==> flow/design.v <==
module bit_fifo #(parameter DEPTH = 768) (
	input clk,
	input reset,
	input din,
	input wr_en,
	input rd_en,
	output reg q,
	output empty,
	output full
);
	localparam AW = $clog2(DEPTH);
	localparam CW = $clog2(DEPTH+1);
	reg mem [0:DEPTH-1];
	reg [AW-1:0] wr_ptr;
	reg [AW-1:0] rd_ptr;
	reg [CW-1:0] count;
	wire do_wr = wr_en & ~full;
	wire do_rd = rd_en & ~empty;
	assign empty = (count == 0);
	assign full = (count == DEPTH);
	always @(posedge clk) begin
		if (do_wr)
			mem[wr_ptr] <= din;
	end
	always @(posedge clk) begin
		if (reset) begin
			wr_ptr <= 0;
			rd_ptr <= 0;
			count <= 0;
			q <= 0;
		end else begin
			if (do_wr)
				wr_ptr <= (wr_ptr == DEPTH-1) ? {AW{1'b0}} : wr_ptr + 1'b1;
			if (do_rd) begin
				q <= mem[rd_ptr];
				rd_ptr <= (rd_ptr == DEPTH-1) ? {AW{1'b0}} : rd_ptr + 1'b1;
			end
			if (do_wr & ~do_rd)
				count <= count + 1'b1;
			else if (do_rd & ~do_wr)
				count <= count - 1'b1;
		end
	end
endmodule
module ledDriver(input clk, input reset, output reg led, input data, input lastBit, input start, output finish, output reg read);
	reg running;
	reg resCounting;
	reg[4:0] count;
	always @(posedge clk) begin
		if (reset || ~running) begin
			count<=0;
		end else begin
			if (count!=24) begin
				count <= count + 1;
			end else begin
			 count <=0;
			end
		end
	end
  reg firstbit;
	always @(posedge clk) begin
	  if (reset) begin
	    running <= 0;
	    firstbit <= 1;	   
		read <= 0;
		resCounting <= 0;
	  end else begin
	    if (~running & start) begin
	      running <= 1;
	      firstbit <= 1;
	    end else if (running) begin
	      firstbit<=0;
	      if (lastBit && count==24) begin
	        running <= 0;
	        resCounting <= 1;	 
			read <= 0;
	      end else if (count==0 && ~firstbit) begin
			read <= 1;
	      end else read <= 0;
	    end else if (resCounting && finish) begin
	      resCounting <= 0;
	    end
	  end
	end
	always @(posedge clk) begin
		if (reset || ~running) begin
			led <= 0;
		end else begin
			if (count==0) begin
				led <= 1;
			end else if ( (count==8 && ~data) || (count==16 && data)) begin
				led<=0;
			end
		end
	end
	reg [10:0] resCounter;
	always @(posedge clk) begin
	  if (reset || ~resCounting) begin
	    resCounter<=0;
	  end else begin
	    resCounter <= resCounter+1;
	  end
	end
	assign finish = resCounter==11'h7FF;
endmodule
module ws2812_top(input clk, input reset, input spi_valid, input spi_data, output led);
	parameter NUM_LEDS = 32;
	localparam NUM_BITS = NUM_LEDS*24;
	reg switch;
	wire q1,q2;
	reg[12:0] writeCount;
	wire read;	
	wire write ;		   	   
	wire empty1, empty2;
	reg justSwitched;
	bit_fifo #(.DEPTH(NUM_BITS)) fifo1(
		.clk(clk),
		.reset(reset),
		.din(spi_data),
		.wr_en(spi_valid & ~switch & write),
		.rd_en(read & switch),
		.q(q1),
		.empty(empty1),
		.full()
	);	   
	bit_fifo #(.DEPTH(NUM_BITS)) fifo2(
		.clk(clk),
		.reset(reset),
		.din(spi_data),
		.wr_en(spi_valid & switch & write),
		.rd_en(read & ~switch),
		.q(q2),
		.empty(empty2),
		.full()
	);		  
	wire readData;
	assign readData = switch ? q1 : q2;
	wire empty;
	assign empty = switch ? empty1 : empty2;
	wire ledFinished;  
	wire readDriver;
	assign read = readDriver | justSwitched;
	ledDriver ledDriver_inst(
		.clk(clk),
		.reset(reset),
		.led(led),
		.data(readData),   
		.lastBit(empty),
		.start(justSwitched),
		.finish(ledFinished),
		.read(readDriver)				  
	);
	reg ledRealFinished;
	reg firstRun;
	always @(posedge clk) begin
		if (reset) begin
			firstRun <= 1;		 
			ledRealFinished <= 1;
		end else begin
			if (justSwitched) begin
				firstRun <= 0;				
			end
			if (ledFinished)
				ledRealFinished <= 1;
			else if (justSwitched)
				ledRealFinished <= 0;
		end
	end
	reg spiFinished;
	reg seenSwitch;
	assign write = ~spiFinished | (seenSwitch!=switch);	
	wire spiRealFinished;
	assign spiRealFinished = spiFinished & (seenSwitch==switch);
	always @(posedge clk) begin
		if (reset) begin 
			writeCount <= 0;
			spiFinished <= 0;
			seenSwitch <= 0;
		end else if (spi_valid) begin
			if (writeCount==NUM_BITS-1) begin   
				if (seenSwitch!=switch) begin
					writeCount <= 1;  
					spiFinished <= 0;
				end else begin
					spiFinished <= 1;
				end
			end else begin
				writeCount <= writeCount + 1;
				spiFinished <= 0;		 
				seenSwitch <= switch;
			end
		end
	end			 
	always @(posedge clk) begin
		if (reset) begin
			switch <= 0;			  
			justSwitched <= 0;
		end else begin	
			if ((firstRun | ledRealFinished) & spiRealFinished) begin
				switch <= ~switch;
				justSwitched <= 1;
			end else
				justSwitched <= 0;
		end
	end	
endmodule
# Tool chain data of ws2812_top
# The steps from the RTL of ws2812_top to its reports follow in flow order.
# Line numbers count from 1 in the design file above.
# Cell names lack the library's common part.
# The mark n/a stands for no value.
[design] top_module="ws2812_top" clock_port="clk" library="sky130hd" corner="tt_025C_1v80"

# Word-level counts
# Counts by Yosys on the flattened word-level netlist (proc, flatten, opt, wreduce; memories kept). Register bits leave out memories and registers merged into their read ports (data or address). Print and check cells are left out. Cells with the same type and inputs are merged into one.
# Yosys's memory passes give these memory sizes; they may raise the number of words (mostly to a power of two), join words into wider ones and drop unused or constant bits.
[bits] clocked_rd_ports_x_width=2 elab_cells=139 mem_count=2 ff_bits=100 in_bits=4 mem_bits_rw=1536
[mem_list] name="fifo1.mem" words=768 width=1 read_ports=1 write_ports=1 line=13 text="reg mem [0:DEPTH-1];"
[mem_list] name="fifo2.mem" words=768 width=1 read_ports=1 write_ports=1 line=13
[classes] add_sub_neg=11 bitwise=37 n_reduce_logical=22 muxes=31 n_eq=16
[ops] operator="2-to-1 mux 10 bit" n=10
[ops] operator="adder 10 x 1 -> 10 bit (second input constant)" n=6
[ops] operator="== test 10 bit (second input constant)" n=6
[ops] operator="2-to-1 mux 13 bit" n=2
[ops] operator="subtractor 10 x 1 -> 10 bit (second input constant)" n=2
[ops] operator="logical NOT 10 bit" n=2
[ops] operator="2-to-1 mux 1 bit" n=19
[ops] operator="AND 1 bit" n=17
[ops] operator="inverter 1 bit" n=17
[ops] operator="adder 13 x 1 -> 13 bit (second input constant)" n=1
[ops] operator="== test 13 x 10 -> 1 bit (second input constant)" n=1
[ops] operator="adder 11 x 1 -> 11 bit (second input constant)" n=1
[ops] operator="== test 11 bit (second input constant)" n=1
[ops] operator="== test 5 bit (second input constant)" n=2
[ops] operator="nonzero test 2 bit" n=4
[ops] operator="AND reduction 2 bit" n=3
[ops] operator="OR reduction 2 bit" n=3
[ops] operator="logical AND 1 bit" n=5
[ops] operator="adder 5 x 1 -> 5 bit (second input constant)" n=1
[ops] operator="== test 5 x 4 -> 1 bit (second input constant)" n=1
[ops] operator="!= test 5 bit (second input constant)" n=1
[ops] operator="logical NOT 5 bit" n=1
[ops] operator="bitwise OR 1 bit" n=3
[ops] operator="logical OR 1 bit" n=3
[ops] operator="AND reduction 3 bit" n=1
[ops] operator="!= test 2 x 1 -> 1 bit (second input constant)" n=1
[ops] operator="!= test 2 bit (second input constant)" n=1
[ops] operator="== test 1 bit" n=1
[ops] operator="!= test 1 bit" n=1

# Logic depth
# Depth = most cells in a row (Yosys ltp): at word level without a register or memory, in the mapped netlist without a sequential cell, where the memories' decode and read muxes count.
[logic_depth] depth_word=8 abc_area=0 ltp_mapped=18

# Synthesis result
# Source: synth_stat.txt of the flow (Yosys; design flattened, memories mapped). It holds for the ABC_AREA given above (unset counts as 0); a run with the other value may have another netlist.
# The area totals of this step are shown rounded.
[mapped] area_um2=71000 cell_count=5181 ffs=1638 sequential_area_um2=48000 buffers=455
[by_type] cell="edfxtp_1" n=1536 type_area_um2=4.61E+04
[by_type] cell="mux4_2" n=352 type_area_um2=7.93E+03
[by_type] cell="nor2_1" n=1679 type_area_um2=6.3E+03
[by_type] cell="dfxtp_1" n=102 type_area_um2=2.04E+03
[by_type] cell="mux2i_1" n=152 type_area_um2=1.52E+03
[by_type] cell="clkbuf_1" n=355 type_area_um2=1.33E+03
[by_type] cell="nand2_1" n=232 type_area_um2=870.835
[by_type] cell="ha_1" n=32 type_area_um2=400.384
[by_type] cell="a21oi_1" n=79 type_area_um2=395.379
[by_type] cell="o21ai_0" n=59 type_area_um2=295.283
[by_type] cell="xnor2_1" n=29 type_area_um2=253.994
[by_type] cell="a221oi_1" n=26 type_area_um2=227.718
[by_type] cell="xor2_1" n=26 type_area_um2=227.718
[by_type] cell="buf_2" n=44 type_area_um2=220.211
[by_type] cell="nor3_1" n=44 type_area_um2=220.211
[by_type] cell="nand3_1" n=43 type_area_um2=215.206
[by_type] cell="buf_6" n=15 type_area_um2=168.912
[by_type] cell="a211oi_1" n=22 type_area_um2=165.158
# Not listed: further types 52, cells in them 354.
# The figures by module come from a second, unflattened synthesis with its own total; it is not the netlist above.
[unflattened] cells_unflattened=5245 area_unflattened_um2=72000
# Rows give one instance, submodules left out.
[by_module] module="bit_fifo (DEPTH=768)" n_inst=2 seq_area_um2=24000 cells=2513 area_um2=35000
[by_module] module="ws2812_top" n_inst=1 seq_area_um2=380 cells=123 area_um2=1000
[by_module] module="ledDriver" n_inst=1 seq_area_um2=420 cells=96 area_um2=900

# Worst setup path after synthesis
# OpenSTA on the mapped netlist: ideal clock, no wires. The path of least setup slack (recovery checks aside). Input and output delay are each 20% of the period. Register names are those of the netlist, which keeps one name where synthesis merged equal registers.
[synth_path] path_type="in2reg" from="input spi_valid" to="register fifo1.count[8]" arrival_time_ns=12.992 input_delay_ns=9.780 clock_period_ns=48.9 path_slack_ns=35.838 path_buffers=1 required_ns=48.830 path_delay_ns=3.282 t_first_pin_ns=9.780 driving_pins=15 synth_period_reached_ns=13.062
# "path_delay_ns" is the arrival time less input delay plus setup time.
# "driving_pins": output pins that drive a net of the path, with the launching flip-flop's if there is one; two outputs of one cell count as two.
# "synth_period_reached_ns" is the clock period less the worst setup slack; recovery checks do not enter. This is arithmetic on one report: input and output delays are still those of the set period (20% each).
# The rows between start and end are the longest chain of elaborated cells between them; the timing report does not say that the signal goes this way. Where chains are equally long, one stands for them.
# Each line given opens the expression or statement behind the cell; cells for indexed reads and writes are added by Yosys, which also makes memories of some case tables.
# A register here has more assigning lines than the two given.
[synth_via] path_cell_list="clkbuf_1 -> o21ai_0 -> nor3_2 -> ha_1 -> inv_1 -> ha_1 -> nor2b_1 -> o21ai_0 -> a21boi_0 -> o21ai_0 -> a21boi_0 -> o21a_1 -> o21ai_0 -> or3b_2 -> a21oi_1" elab_chain_len=7 cone_cells=9 cone_classes="mux (2); logic (6); reduce/logical (1)"
[synth_lines] item="start: declaration" line=106 text="module ws2812_top(input clk, input reset, input spi_valid, input spi_data, output led);"
[synth_lines] item="AND 1 bit x2" line=120 text=".wr_en(spi_valid & ~switch & write),"
[synth_lines] item="AND 1 bit" line=17 text="wire do_wr = wr_en & ~full;"
[synth_lines] item="inverter 1 bit" line=40 text="else if (do_rd & ~do_wr)"
[synth_lines] item="AND 1 bit" line=40
[synth_lines] item="2-to-1 mux 10 bit" line=40
[synth_lines] item="2-to-1 mux 10 bit" line=38 text="if (do_wr & ~do_rd)"
[synth_lines] item="end: assignment" line=39 text="count <= count + 1'b1;"
[synth_lines] item="end: assignment" line=41 text="count <= count - 1'b1;"
[synth_lines] item="end: declaration" line=16 text="reg [CW-1:0] count;"
# Nets of the timed path that keep an RTL name, with a line that drives or declares them; the list need not be complete.
[synth_nets] net="fifo1.do_wr" line=17

# Timing after layout
# Path of least setup slack in the final report of flow run A (OpenROAD, finished layout, wires in). Where an end is a register, its clock arrival counts in the times.
[layout_path] path_type="in2reg" from="input spi_valid" to="register fifo1.count[8]" t_first_pin_ns=9.78 required_ns=49.63 path_slack_ns=35.46 input_delay_ns=9.78 clock_period_ns=48.9 path_buffers=1 arrival_time_ns=14.17 driving_pins=15
# The rows between start and end are the longest chain of elaborated cells between them; the timing report does not say that the signal goes this way. Where chains are equally long, one stands for them.
# A register here has more assigning lines than the two given.
[layout_via] path_cell_list="clkdlybuf4s50_1 -> o21ai_0 -> nor3_2 -> ha_1 -> inv_1 -> ha_1 -> nor2b_1 -> o21ai_0 -> a21boi_0 -> o21ai_0 -> a21boi_0 -> o21a_1 -> o21ai_0 -> or3b_2 -> a21oi_1" elab_chain_len=7 cone_cells=9 cone_classes="mux (2); logic (6); reduce/logical (1)"
[layout_lines] item="start: declaration" line=106 text="module ws2812_top(input clk, input reset, input spi_valid, input spi_data, output led);"
[layout_lines] item="AND 1 bit x2" line=120 text=".wr_en(spi_valid & ~switch & write),"
[layout_lines] item="AND 1 bit" line=17 text="wire do_wr = wr_en & ~full;"
[layout_lines] item="inverter 1 bit" line=40 text="else if (do_rd & ~do_wr)"
[layout_lines] item="AND 1 bit" line=40
[layout_lines] item="2-to-1 mux 10 bit" line=40
[layout_lines] item="2-to-1 mux 10 bit" line=38 text="if (do_wr & ~do_rd)"
[layout_lines] item="end: assignment" line=39 text="count <= count + 1'b1;"
[layout_lines] item="end: assignment" line=41 text="count <= count - 1'b1;"
[layout_lines] item="end: declaration" line=16 text="reg [CW-1:0] count;"
# Nets of the timed path that keep an RTL name, with a line that drives or declares them; the list need not be complete.
[layout_nets] net="fifo1.do_wr" line=17

Appendix: measured runs

Measured results for ws2812_top: 3 stored runs of the Yosys and OpenROAD flow on sky130hd. The settings differ; the order carries no meaning. The constraints put input and output delay at 20% of the set period each and load the outputs with 0.01 pF.
"achieved_period_ns" is the run's clock period less its worst setup slack. It is reckoned from that one timing run; input and output delays stay at 20% of the period that was set.
"worst_path_ns" = time allowed to the worst setup path (clock period - input delay - output delay, where it has them) - its slack; a late launch clock adds to it, a late capture clock takes from it.
"totalPower_w" rests on the timing tool's default activity at the inputs, not on a simulated workload.
Values from the reports are rounded here.

[flow] flow run A: files
==> flow/run.sh <==
#!/bin/bash
# the make line also repeats the synthesis and layout settings of config.mk as NAME=value (left out here)
make -C /OpenROAD-flow-scripts/flow DESIGN_CONFIG=/design/flow/config.mk WORK_HOME=/design/flow/orfs CLKGATE_MAP_FILE= finish
==> flow/config.mk <==
export PLATFORM = sky130hd
export DESIGN_NAME = ws2812_top
export DESIGN_NICKNAME = ws2812_top
export VERILOG_FILES = /design/flow/design.v
export SDC_FILE = /design/flow/constraint.sdc
export NUM_CORES = 4
export LEC_CHECK = 0
export CAP_MARGIN = 20
export CORE_MARGIN = 2
export CORE_UTILIZATION = 45
export PLACE_DENSITY = 0.6
export SLEW_MARGIN = 20
==> flow/constraint.sdc <==
create_clock -name core_clock -period 48.9 [get_ports {clk}]
set_input_delay 9.7800 -clock core_clock [delete_from_list [all_inputs] [get_ports {clk}]]
set_output_delay 9.7800 -clock core_clock [all_outputs]
set_load 0.01 [all_outputs]

[flow] flow run A: metrics
[metrics] ys_area_um2 = 71000
[metrics] die_footprint_um2 = 160000
[metrics] utilization_pct = 50
[metrics] achieved_period_ns = 13.436
[metrics] worst_path_ns = 3.66
[metrics] critical_path_kind = in2reg
[metrics] totalPower_w = 0.0028
[metrics] setup_ws_ns = 35

[flow] flow run B: files
==> flow/run.sh <==
#!/bin/bash
# the make line also repeats the synthesis and layout settings of config.mk as NAME=value (left out here)
make -C /OpenROAD-flow-scripts/flow DESIGN_CONFIG=/design/flow/config.mk WORK_HOME=/design/flow/orfs CLKGATE_MAP_FILE= finish
==> flow/config.mk <==
export PLATFORM = sky130hd
export DESIGN_NAME = ws2812_top
export DESIGN_NICKNAME = ws2812_top
export VERILOG_FILES = /design/flow/design.v
export SDC_FILE = /design/flow/constraint.sdc
export NUM_CORES = 4
export LEC_CHECK = 0
export ABC_AREA = 1
export CAP_MARGIN = 25
export CELL_PAD_IN_SITES_DETAIL_PLACEMENT = 0
export CELL_PAD_IN_SITES_GLOBAL_PLACEMENT = 2
export CORE_MARGIN = 2
export CORE_UTILIZATION = 45
export CTS_CLUSTER_DIAMETER = 290
export GPL_TIMING_DRIVEN = 1
export MAX_ROUTING_LAYER = met4
export PLACE_DENSITY = 0.6
export SLEW_MARGIN = 0
==> flow/constraint.sdc <==
create_clock -name core_clock -period 9.57 [get_ports {clk}]
set_input_delay 1.9140 -clock core_clock [delete_from_list [all_inputs] [get_ports {clk}]]
set_output_delay 1.9140 -clock core_clock [all_outputs]
set_load 0.01 [all_outputs]

[flow] flow run B: metrics
[metrics] ys_area_um2 = 75000
[metrics] die_footprint_um2 = 170000
[metrics] utilization_pct = 49
[metrics] achieved_period_ns = 5.086
[metrics] worst_path_ns = 3.17
[metrics] critical_path_kind = in2reg
[metrics] totalPower_w = 0.015
[metrics] setup_ws_ns = 4.5

[flow] flow run C: files
==> flow/run.sh <==
#!/bin/bash
# the make line also repeats the synthesis and layout settings of config.mk as NAME=value (left out here)
make -C /OpenROAD-flow-scripts/flow DESIGN_CONFIG=/design/flow/config.mk WORK_HOME=/design/flow/orfs CLKGATE_MAP_FILE= finish
==> flow/config.mk <==
export PLATFORM = sky130hd
export DESIGN_NAME = ws2812_top
export DESIGN_NICKNAME = ws2812_top
export VERILOG_FILES = /design/flow/design.v
export SDC_FILE = /design/flow/constraint.sdc
export NUM_CORES = 4
export LEC_CHECK = 0
export CAP_MARGIN = 30
export CELL_PAD_IN_SITES_DETAIL_PLACEMENT = 0
export CELL_PAD_IN_SITES_GLOBAL_PLACEMENT = 3
export CORE_ASPECT_RATIO = 0.94
export CORE_MARGIN = 8
export CORE_UTILIZATION = 54
export GPL_ROUTABILITY_DRIVEN = 1
export MAX_ROUTING_LAYER = met4
export MIN_ROUTING_LAYER = met1
export PLACE_DENSITY_LB_ADDON = 0.2
export SETUP_SLACK_MARGIN = 3.36
export SLEW_MARGIN = 10
==> flow/constraint.sdc <==
create_clock -name core_clock -period 23.0 [get_ports {clk}]
set_input_delay 4.6000 -clock core_clock [delete_from_list [all_inputs] [get_ports {clk}]]
set_output_delay 4.6000 -clock core_clock [all_outputs]
set_load 0.01 [all_outputs]

[flow] flow run C: metrics
[metrics] ys_area_um2 = 71000
[metrics] die_footprint_um2 = 140000
[metrics] utilization_pct = 60
[metrics] achieved_period_ns = 8.363
[metrics] worst_path_ns = 3.76
[metrics] critical_path_kind = in2reg
[metrics] totalPower_w = 0.006
[metrics] setup_ws_ns = 15
